==> flow/design.v <==
`timescale 1ns / 1ps
module mux_2x1_rtl(in_0, in_1, select, out);
	input	select;
	input in_0; 
	input in_1;
	output out;
	assign out = (in_0 && ~select) || (in_1 && select);
endmodule
`timescale 1ns / 1ps
module mux_4x1_behavioral(in_0, in_1, in_2, in_3, select, out);
	input in_0;
	input in_1;
	input in_2;
	input in_3;
	input [1:0] select;
	output out;
	reg out;
	always@(select, in_0, in_1, in_2, in_3)
	begin
		case(select)
			2'b00: out = in_0;
			2'b01: out = in_1;
			2'b10: out = in_2;
			2'b11: out = in_3;
		endcase
	end
endmodule
`timescale 1ns / 1ps
module bfa_gl(in_0, in_1, carry_in, result, carry_out);
	input in_0, in_1, carry_in;
	output result, carry_out;
	wire w_xor, w_and_0, w_and_1;
	xor X0(w_xor, in_0, in_1);
	xor X1(result, w_xor, carry_in);
	and A0(w_and_0, w_xor, carry_in);
	and A1(w_and_1, in_0, in_1);
	or O1(carry_out, w_and_0, w_and_1);
endmodule
`timescale 1ns / 1ps
module alu_bitslice(in_a, in_b, in_carry, in_control, out_carry, out_result);
	input in_a, in_b, in_carry;
	input [2:0] in_control;
	wire w_xor_b_c0, w_invert_a, w_and_a_b, w_or_a_b, w_sum, w_2x1;
	output out_result;
	output out_carry;
	xor (w_xor_b_c0, in_b, in_control[0]);
	or  (w_or_a_b, in_a, w_xor_b_c0);
	and (w_and_a_b, in_a, w_xor_b_c0);
	not (w_invert_a, in_a);
	bfa_gl bfa (in_a, w_xor_b_c0, in_carry, w_sum, out_carry);
	mux_2x1_rtl mux_2x1 (w_invert_a, w_xor_b_c0, in_control[0], w_2x1);
	mux_4x1_behavioral mux_4x1 (w_sum, w_or_a_b, w_and_a_b, w_2x1, in_control[2:1], out_result);
endmodule
`timescale 1ns / 1ps
module n_bit_alu(a_in, b_in, control_in, sum_out, carry_out, overflow_out, zero_out);
	parameter n = 8;
	input [7:0] a_in;
	input [7:0] b_in;
	input [2:0] control_in;
	output [7:0] sum_out; 
	output carry_out, overflow_out, zero_out;
	wire [8:0] carry;
	wire is_zero_out;
	and is_zero(is_zero_out, ~sum_out[0], ~sum_out[1], ~sum_out[2], ~sum_out[3], ~sum_out[4], ~sum_out[5], ~sum_out[6], ~sum_out[7]);
	genvar i;
	assign carry_out = carry[n];
	assign overflow_out = carry[n - 1] ^ carry[n];
	assign zero_out = is_zero_out;
	assign carry[0] = control_in[0];
	alu_bitslice adder(a_in[0], b_in[0], carry[0], control_in, carry[1], sum_out[0]); 
	generate 
		for (i = 1; i < n; i = i + 1)
			begin: aluBitGen
				alu_bitslice adder(a_in[i], b_in[i], carry[i], control_in, carry[i+1], sum_out[i]);
			end
	endgenerate
endmodule
`timescale 1ns / 1ps
module acc_cpu(
	input clk,
	input rst,
	output [7:0] imem_addr,
	input [15:0] imem_rdata,
	output reg dmem_req,
	output reg dmem_we,
	output reg [7:0] dmem_addr,
	output [7:0] dmem_wdata,
	input dmem_ack,
	input [7:0] dmem_rdata,
	input [7:0] in_data,
	input in_valid,
	output in_ready,
	output [7:0] out_data,
	output out_valid,
	input out_ready,
	output halted,
	output [7:0] acc,
	output flag_c,
	output flag_z,
	output flag_v
);
parameter S_F0 = 4'd0;    
parameter S_F1 = 4'd1;    
parameter S_DEC = 4'd2;   
parameter S_IND = 4'd3;   
parameter S_MEM = 4'd4;   
parameter S_EX = 4'd5;    
parameter S_ST = 4'd6;    
parameter S_MUL = 4'd7;   
parameter S_DIV = 4'd8;   
parameter S_DIVW = 4'd9;  
parameter S_IN = 4'd10;   
parameter S_OUT = 4'd11;  
parameter S_NX = 4'd12;   
parameter S_HLT = 4'd13;  
reg [3:0] state;
reg [7:0] pc, npc;
reg [15:0] ir;
reg [7:0] ACC;
reg C, Z, V;
reg [7:0] mdata;
reg [7:0] JSRaddrReg;
reg [7:0] InteruptAdrReg;
reg [3:0] HVPIReg;
reg [7:0] MULreg, MULreg2;
reg [7:0] DIVreg;
reg ev_ov, ev_bi, ev_ba;
wire [4:0] op = ir[15:11];
wire [2:0] mode = ir[10:8];
wire [7:0] imm = ir[7:0];
wire is_alu = (op[4:3] == 2'b00);
wire is_ld = (op == 5'b01000);
wire is_st = (op == 5'b01001);
wire is_shl = (op == 5'b01010);
wire is_shr = (op == 5'b01011);
wire is_in = (op == 5'b01100);
wire is_out = (op == 5'b01101);
wire is_hlt = (op == 5'b01110);
wire is_hv = (op == 5'b01111);
wire is_mul = (op == 5'b11000);
wire is_div = (op == 5'b11001);
wire is_br = (op == 5'b11010);
wire is_bz = (op == 5'b11011);
wire is_jsr = (op == 5'b11100);
wire is_rts = (op == 5'b11101);
wire is_rti = (op == 5'b11110);
wire is_bad = (op[4:3] == 2'b10) || (op == 5'b11111);
wire bad_mode = (is_alu || is_ld) && (mode > 3'd2);
reg [7:0] alu_b;
reg [2:0] alu_ctl;
wire [7:0] alu_out;
wire alu_c, alu_v, alu_z;
n_bit_alu ALU(ACC, alu_b, alu_ctl, alu_out, alu_c, alu_v, alu_z);
always @(*) begin
	alu_b = (mode == 3'd0) ? imm : mdata;
	alu_ctl = op[2:0];
	if (state == S_MUL) begin
		alu_b = MULreg2;
		alu_ctl = 3'b000;
	end else if (state == S_DIV) begin
		alu_b = imm;
		alu_ctl = 3'b001;
	end
end
wire ovf_en = (HVPIReg == 4'b0000) || HVPIReg[0];
wire bi_en = (HVPIReg == 4'b0000) || HVPIReg[1];
wire ba_en = (HVPIReg == 4'b0000) || HVPIReg[2];
assign imem_addr = pc;
assign dmem_wdata = ACC;
assign in_ready = (state == S_IN);
assign out_valid = (state == S_OUT);
assign out_data = ACC;
assign halted = (state == S_HLT);
assign acc = ACC;
assign flag_c = C;
assign flag_z = Z;
assign flag_v = V;
always @(posedge clk) begin
	if (rst) begin
		state <= S_F0;
		pc <= 8'd0;
		npc <= 8'd0;
		ir <= 16'd0;
		ACC <= 8'd0;
		C <= 1'b0;
		Z <= 1'b0;
		V <= 1'b0;
		mdata <= 8'd0;
		JSRaddrReg <= 8'd0;
		InteruptAdrReg <= 8'd0;
		HVPIReg <= 4'd0;
		MULreg <= 8'd0;
		MULreg2 <= 8'd0;
		DIVreg <= 8'd0;
		ev_ov <= 1'b0;
		ev_bi <= 1'b0;
		ev_ba <= 1'b0;
		dmem_req <= 1'b0;
		dmem_we <= 1'b0;
		dmem_addr <= 8'd0;
	end else begin
		case (state)
		S_F0: begin
			ev_ov <= 1'b0;
			ev_bi <= 1'b0;
			ev_ba <= 1'b0;
			state <= S_F1;
		end
		S_F1: begin
			ir <= imem_rdata;
			state <= S_DEC;
		end
		S_DEC: begin
			npc <= pc + 8'd1;
			if (bad_mode) begin
				ev_ba <= 1'b1;
				state <= S_NX;
			end else if (is_bad) begin
				ev_bi <= 1'b1;
				state <= S_NX;
			end else if ((is_alu || is_ld) && mode == 3'd1) begin
				dmem_req <= 1'b1;
				dmem_we <= 1'b0;
				dmem_addr <= imm;
				state <= S_MEM;
			end else if ((is_alu || is_ld) && mode == 3'd2) begin
				dmem_req <= 1'b1;
				dmem_we <= 1'b0;
				dmem_addr <= imm;
				state <= S_IND;
			end else if (is_alu || is_ld) begin
				state <= S_EX;
			end else if (is_st) begin
				dmem_req <= 1'b1;
				dmem_we <= 1'b1;
				dmem_addr <= imm;
				state <= S_ST;
			end else if (is_mul) begin
				MULreg <= imm;
				MULreg2 <= ACC;
				state <= S_MUL;
			end else if (is_div) begin
				if (imm == 8'd0) begin
					ACC <= 8'hff;
					state <= S_NX;
				end else begin
					DIVreg <= 8'd0;
					state <= S_DIV;
				end
			end else if (is_in) begin
				state <= S_IN;
			end else if (is_out) begin
				state <= S_OUT;
			end else if (is_hlt) begin
				state <= S_HLT;
			end else begin
				if (is_shl) ACC <= {ACC[6:0], 1'b0};
				if (is_shr) ACC <= {1'b0, ACC[7:1]};
				if (is_hv) HVPIReg <= imm[3:0];
				if (is_br || (is_bz && Z)) npc <= imm;
				if (is_jsr) begin
					JSRaddrReg <= pc + 8'd1;
					npc <= imm;
				end
				if (is_rts) npc <= JSRaddrReg;
				if (is_rti) npc <= InteruptAdrReg;
				state <= S_NX;
			end
		end
		S_IND: begin
			if (dmem_ack) begin
				dmem_req <= 1'b0;
				dmem_addr <= dmem_rdata;
				state <= S_MEM;
			end else if (!dmem_req) begin
				dmem_req <= 1'b1;
			end
		end
		S_MEM: begin
			if (dmem_ack) begin
				dmem_req <= 1'b0;
				mdata <= dmem_rdata;
				state <= S_EX;
			end else begin
				dmem_req <= 1'b1;
			end
		end
		S_EX: begin
			if (is_ld) begin
				ACC <= (mode == 3'd0) ? imm : mdata;
			end else begin
				ACC <= alu_out;
				C <= alu_c;
				Z <= alu_z;
				V <= alu_v;
				ev_ov <= alu_v;
			end
			state <= S_NX;
		end
		S_ST: begin
			if (dmem_ack) begin
				dmem_req <= 1'b0;
				dmem_we <= 1'b0;
				state <= S_NX;
			end
		end
		S_MUL: begin
			ACC <= alu_out;
			MULreg <= MULreg - 8'd1;
			if (MULreg == 8'd2) state <= S_NX;
		end
		S_DIV: begin
			if (alu_c) begin
				ACC <= alu_out;
				DIVreg <= DIVreg + 8'd1;
			end else begin
				state <= S_DIVW;
			end
		end
		S_DIVW: begin
			ACC <= DIVreg;
			state <= S_NX;
		end
		S_IN: begin
			if (in_valid) begin
				ACC <= in_data;
				state <= S_NX;
			end
		end
		S_OUT: begin
			if (out_ready) state <= S_NX;
		end
		S_NX: begin
			if (ev_ov && ovf_en) begin
				InteruptAdrReg <= npc;
				pc <= 8'd100;
			end else if (ev_bi && bi_en) begin
				InteruptAdrReg <= npc;
				pc <= 8'd110;
			end else if (ev_ba && ba_en) begin
				InteruptAdrReg <= npc;
				pc <= 8'd120;
			end else begin
				pc <= npc;
			end
			state <= S_F0;
		end
		S_HLT: begin
		end
		default: state <= S_F0;
		endcase
	end
end
endmodule
### Tool chain data of acc_cpu

What the tools print for acc_cpu, step after step.
Lines are those of the file above, counted from 1.
Operators: Yosys type, input widths -> output width; for muxes data width and select width s.
Cell names lack the library's common part.
Not given: --

| set-up | value |
|---|---|
| top | acc_cpu |
| clock | clk |
| cell library | sky130hd |
| library corner | tt_025C_1v80 |

### After elaboration

Source: Yosys, flattened and elaborated, memories not mapped. Widths are those after wreduce. Registers that Yosys merges into a memory's read port (data or address) are not register bits. Print and check cells do not count. Equal cells are merged and count once.

| operators by class | value |
|---|---|
| add/sub/neg operators | 3 |
| $mul | 0 |
| div/mod/pow operators | 0 |
| order comparisons | 1 |
| equality and inequality tests | 64 |
| shift-type cells | 0 |
| multiplexer cells | 120 |
| bitwise operators | 94 |
| reduce/logical cells | 70 |

Operators with widths:

| cell | count |
|---|---|
| $mux 8 | 65 |
| $mux 4 | 14 |
| $pmux 4 s12 | 1 |
| $pmux 8 s6 | 1 |
| $pmux 8 s2 | 3 |
| $ne 2x2->1 const B | 20 |
| $eq 5x4->1 const B | 8 |
| $eq 5x5->1 const B | 8 |
| $pmux 1 s4 | 8 |
| $not 1->1 | 30 |
| $reduce_and 13->1 | 2 |
| $xor 1x1->1 | 25 |
| $eq 4x4->1 const B | 6 |
| $reduce_and 8->1 | 3 |
| $and 1x1->1 | 23 |
| $logic_and 1x1->1 | 23 |
| $reduce_and 6->1 | 3 |
| $mux 3 | 6 |
| $mux 1 | 17 |
| $or 1x1->1 | 16 |
| $eq 4x3->1 const B | 4 |
| $add 8x1->8 const B | 2 |
| $reduce_and 15->1 | 1 |
| $logic_or 1x1->1 | 14 |
| $reduce_bool 2->1 | 6 |
| $ne 3x3->1 const B | 4 |
| $ne 4x4->1 const B | 3 |
| $reduce_and 11->1 | 1 |

Not listed: further kinds 22, cells in them 35.

| storage and ports | value |
|---|---|
| flip-flop bits (word level) | 112 |
| latch bits | 0 |
| RAM bits | 0 |
| ROM bits | 0 |
| word width x clocked read ports | 0 |
| memory cells | 0 |
| input bits | 37 |
| elaborated cells | 373 |

### Longest topological paths

Longest topological path by Yosys (ltp), each cell counted once; first at word level (registers and memories cut), then after technology mapping (sequential cells cut; the memories' decode and read muxes count).

| depth | value |
|---|---|
| depth in word-level cells | 25 |
| ABC_AREA | 0 |
| depth in mapped cells | 22 |
| mapped depth without buffers | 19 |

### Mapped cells and area

Source: synth_stat.txt of the flow (Yosys; design flattened, memories mapped). It holds for the ABC_AREA given above (unset counts as 0); a run with the other value may have another netlist.
The area totals of this step are shown rounded.

Cells by type:

| cell type | count | total area (sq um) |
|---|---|---|
| dfxtp_1 | 122 | 2.44E+03 |
| mux2i_1 | 52 | 520.499 |
| nor2_1 | 125 | 469.2 |
| a21oi_1 | 69 | 345.331 |
| nand2_1 | 69 | 258.998 |
| ha_1 | 20 | 250.24 |
| buf_4 | 26 | 195.187 |
| o21ai_0 | 35 | 175.168 |
| clkbuf_1 | 39 | 146.39 |
| fa_1 | 7 | 140.134 |
| nand3_1 | 27 | 135.13 |
| inv_1 | 32 | 120.115 |
| nor3_1 | 24 | 120.115 |
| a211oi_1 | 15 | 112.608 |
| mux2_2 | 10 | 112.608 |
| nand2b_1 | 17 | 106.352 |
| xnor2_1 | 12 | 105.101 |
| xor2_1 | 11 | 96.342 |

Not listed: further types 68, cells in them 200.

| mapped netlist | value |
|---|---|
| mapped cells | 912 |
| synthesis area | 7431 sq um |
| sequential area | 2442 sq um |
| mapped flip-flops | 122 |

The figures by module come from a second, unflattened synthesis with its own total; it is not the netlist above.

| second synthesis, totals | value |
|---|---|
| cells (unflattened synthesis) | 883 |
| area (unflattened synthesis) | 7405 sq um |

Rows give one instance, submodules left out.

By module:

| module | times used | cells | area (sq um) | seq. area (sq um) |
|---|---|---|---|---|
| acc_cpu | 1 | 823 | 6716 | 2442 |
| alu_bitslice | 8 | 4 | 25.0 | 0.0 |
| mux_4x1_behavioral | 8 | 1 | 22.5 | 0.0 |
| bfa_gl | 8 | 1 | 20.0 | 0.0 |
| mux_2x1_rtl | 8 | 1 | 15.0 | 0.0 |
| n_bit_alu | 1 | 4 | 27.5 | 0.0 |

### Timing after synthesis

Source: OpenSTA report_checks on the synthesized netlist (no wires, ideal clock, input and output delay 20% of the period each), path of least setup slack; recovery checks are left aside. Register names are those of the netlist, which keeps one name where synthesis merged equal registers.

| timing path after synthesis | value |
|---|---|
| kind | register to register |
| start | register ir[10] |
| end | register ACC[4] |
| period | 7.0 ns |
| library setup time | 0.137 ns |
| launch time at the first pin | 0.000 ns |
| data arrival time | 5.337 ns |
| slack | 1.525 ns |
| delay of the path | 5.474 ns |
| driving pins on the path | 23 |
| path buffers | 4 |
| synthesis period reached | 5.475 ns |

"delay of the path" is the arrival time less input delay plus setup time.
"driving pins on the path" counts driving pins, that of a launching flip-flop among them; a cell with two outputs on the path counts twice.
"synthesis period reached" is the clock period less the worst setup slack; recovery checks do not enter. This is arithmetic on one report: input and output delays are still those of the set period (20% each).
Between the ends stands the longest chain of elaborated cells between them, by number of cells; it is not shown to be the way that was timed. Of several equally long chains one is given.
A line is the first line of the expression or statement that the cell stems from. Yosys adds cells for indexed reads and writes and turns some case tables into memories.
A register here has more assigning lines than the two given.

| on the way, after synthesis | value |
|---|---|
| cells stage by stage | dfxtp_1 -> buf_6 -> or3_4 -> buf_6 -> mux2i_1 -> xnor2_1 -> nor2_1 -> a21oi_1 -> mux2_2 -> fa_1 -> fa_1 -> fa_1 -> fa_1 -> fa_1 -> fa_1 -> inv_1 -> fa_1 -> a21oi_1 -> and3_1 -> buf_4 -> buf_6 -> nor2_1 -> a211oi_2 |
| cells in the longest elaborated chain | 24 |
| elaborated cells between the ends (all ways) | 67 |

Ends and longest elaborated chain, after synthesis:

| element | RTL line | text |
|---|---|---|
| start, declared | 118 | `reg [15:0] ir;` |
| start, assigned | 183 | `ir <= 16'd0;` |
| start, assigned | 210 | `ir <= imem_rdata;` |
| $logic_not 3->1 | 155 | `alu_b = (mode == 3'd0) ? imm : mdata;` |
| $mux 8 | 155 |  |
| $mux 8 | 160 | `end else if (state == S_DIV) begin` |
| $mux 8 | 157 | `if (state == S_MUL) begin` |
| $xor 1x1->1 | 46 | `xor (w_xor_b_c0, in_b, in_control[0]);` |
| $xor 1x1->1 | 33 | `xor X0(w_xor, in_0, in_1);` |
| $and 1x1->1 | 35 | `and A0(w_and_0, w_xor, carry_in);` |
| [10 not listed] | -- |  |
| $or 1x1->1 | 37 | `or O1(carry_out, w_and_0, w_and_1);` |
| $and 1x1->1 | 35 |  |
| $or 1x1->1 | 37 |  |
| $and 1x1->1 | 35 |  |
| $or 1x1->1 | 37 |  |
| $mux 8 | 313 | `if (alu_c) begin` |
| $pmux 8 s6 | 202 | `case (state)` |
| end, assigned | 257 | `if (is_shl) ACC <= {ACC[6:0], 1'b0};` |
| end, assigned | 258 | `if (is_shr) ACC <= {1'b0, ACC[7:1]};` |
| end, declared | 119 | `reg [7:0] ACC;` |

### Path in the finished layout

Path of least setup slack in the final report of run 1 (OpenROAD, finished layout, wires in). Where an end is a register, its clock arrival counts in the times.

| timing path post-layout | value |
|---|---|
| kind | register to register |
| start | register state |
| end | register ACC[7] |
| period | 8.47 ns |
| library setup time | 0.08 ns |
| launch time at the first pin | 0.42 ns |
| data arrival time | 6.49 ns |
| slack | 2.33 ns |
| driving pins on the path | 17 |
| path buffers | 0 |

Where an end lacks its bit number, it is one bit of the signal, or one of the new flip-flops if synthesis recoded a state register.
A register here has more assigning lines than the two given.

| on the way, post-layout | value |
|---|---|
| cells stage by stage | dfxtp_1 -> inv_1 -> a311oi_2 -> o21ai_0 -> mux2_2 -> fa_1 -> fa_1 -> fa_1 -> fa_1 -> fa_1 -> fa_1 -> inv_1 -> fa_1 -> a21oi_1 -> and3_1 -> and4_1 -> nor3_1 |

Ends and longest elaborated chain, post-layout:

| element | RTL line | text |
|---|---|---|
| start, declared | 116 | `reg [3:0] state;` |
| start, assigned | 180 | `state <= S_F0;` |
| start, assigned | 207 | `state <= S_F1;` |
| end, assigned | 257 | `if (is_shl) ACC <= {ACC[6:0], 1'b0};` |
| end, assigned | 258 | `if (is_shr) ACC <= {1'b0, ACC[7:1]};` |
| end, declared | 119 | `reg [7:0] ACC;` |

No chain of elaborated cells between the ends is given.

Subject: acc_cpu on sky130hd, stored results

Hello all,

acc_cpu through Yosys and OpenROAD on sky130hd: 2 stored runs, unordered, with their settings and measured results. The constraints put input and output delay at 20% of the set period each and load the outputs with 0.01 pF.
"clock period achieved": clock period set for the run, less the worst setup slack. It is reckoned from that one timing run; input and output delays stay at 20% of the period that was set.
"worst setup path time" means the part of the period allowed to the worst setup path (the constraints hold back 20% at inputs and 20% at outputs) less its slack; where the path has registers, the arrival times of their clocks count too.
Measured values are rounded.

## Run 1

==> flow/run.sh <==
#!/bin/bash
# the make line also repeats the synthesis and layout settings of config.mk as NAME=value (left out here)
make -C /OpenROAD-flow-scripts/flow DESIGN_CONFIG=/design/flow/config.mk WORK_HOME=/design/flow/orfs CLKGATE_MAP_FILE= finish
==> flow/config.mk <==
export PLATFORM = sky130hd
export DESIGN_NAME = acc_cpu
export DESIGN_NICKNAME = acc_cpu
export VERILOG_FILES = /design/flow/design.v
export SDC_FILE = /design/flow/constraint.sdc
export NUM_CORES = 4
export LEC_CHECK = 0
export CAP_MARGIN = 5
export CORE_ASPECT_RATIO = 1.15
export CORE_MARGIN = 7
export CORE_UTILIZATION = 36
export CTS_CLUSTER_DIAMETER = 365
export GPL_ROUTABILITY_DRIVEN = 1
export PLACE_DENSITY_LB_ADDON = 0.2
export SETUP_SLACK_MARGIN = -0.53
export SLEW_MARGIN = 20
export TNS_END_PERCENT = 5
==> flow/constraint.sdc <==
create_clock -name core_clock -period 8.47 [get_ports {clk}]
set_input_delay 1.6940 -clock core_clock [delete_from_list [all_inputs] [get_ports {clk}]]
set_output_delay 1.6940 -clock core_clock [all_outputs]
set_load 0.01 [all_outputs]

| result of run 1 | value |
|---|---|
| setup slack of the worst path | 2.328 ns |
| synthesized cell area | 7431 sq um |
| worst hold slack in the final report | 0.456 ns |
| worst setup path time | 6.14 ns |
| worst setup path kind | register to register |
| setup TNS | 0.000 ns |
| standard-cell area of the final layout | 8828 sq um |
| die area | 24870 sq um |
| clock period achieved | 6.142 ns |

## Run 2

==> flow/run.sh <==
#!/bin/bash
# the make line also repeats the synthesis and layout settings of config.mk as NAME=value (left out here)
make -C /OpenROAD-flow-scripts/flow DESIGN_CONFIG=/design/flow/config.mk WORK_HOME=/design/flow/orfs CLKGATE_MAP_FILE= finish
==> flow/config.mk <==
export PLATFORM = sky130hd
export DESIGN_NAME = acc_cpu
export DESIGN_NICKNAME = acc_cpu
export VERILOG_FILES = /design/flow/design.v
export SDC_FILE = /design/flow/constraint.sdc
export NUM_CORES = 4
export LEC_CHECK = 0
export ABC_AREA = 1
export CAP_MARGIN = 20
export CORE_MARGIN = 2
export CORE_UTILIZATION = 40
export GPL_TIMING_DRIVEN = 0
export PLACE_DENSITY = 0.6
export SLEW_MARGIN = 20
==> flow/constraint.sdc <==
create_clock -name core_clock -period 7.0 [get_ports {clk}]
set_input_delay 1.4000 -clock core_clock [delete_from_list [all_inputs] [get_ports {clk}]]
set_output_delay 1.4000 -clock core_clock [all_outputs]
set_load 0.01 [all_outputs]

| result of run 2 | value |
|---|---|
| setup slack of the worst path | 1.049 ns |
| synthesized cell area | 7157 sq um |
| worst hold slack in the final report | 0.452 ns |
| worst setup path time | 5.95 ns |
| worst setup path kind | register to register |
| setup TNS | 0.000 ns |
| standard-cell area of the final layout | 8825 sq um |
| die area | 18980 sq um |
| clock period achieved | 5.951 ns |

Thanks
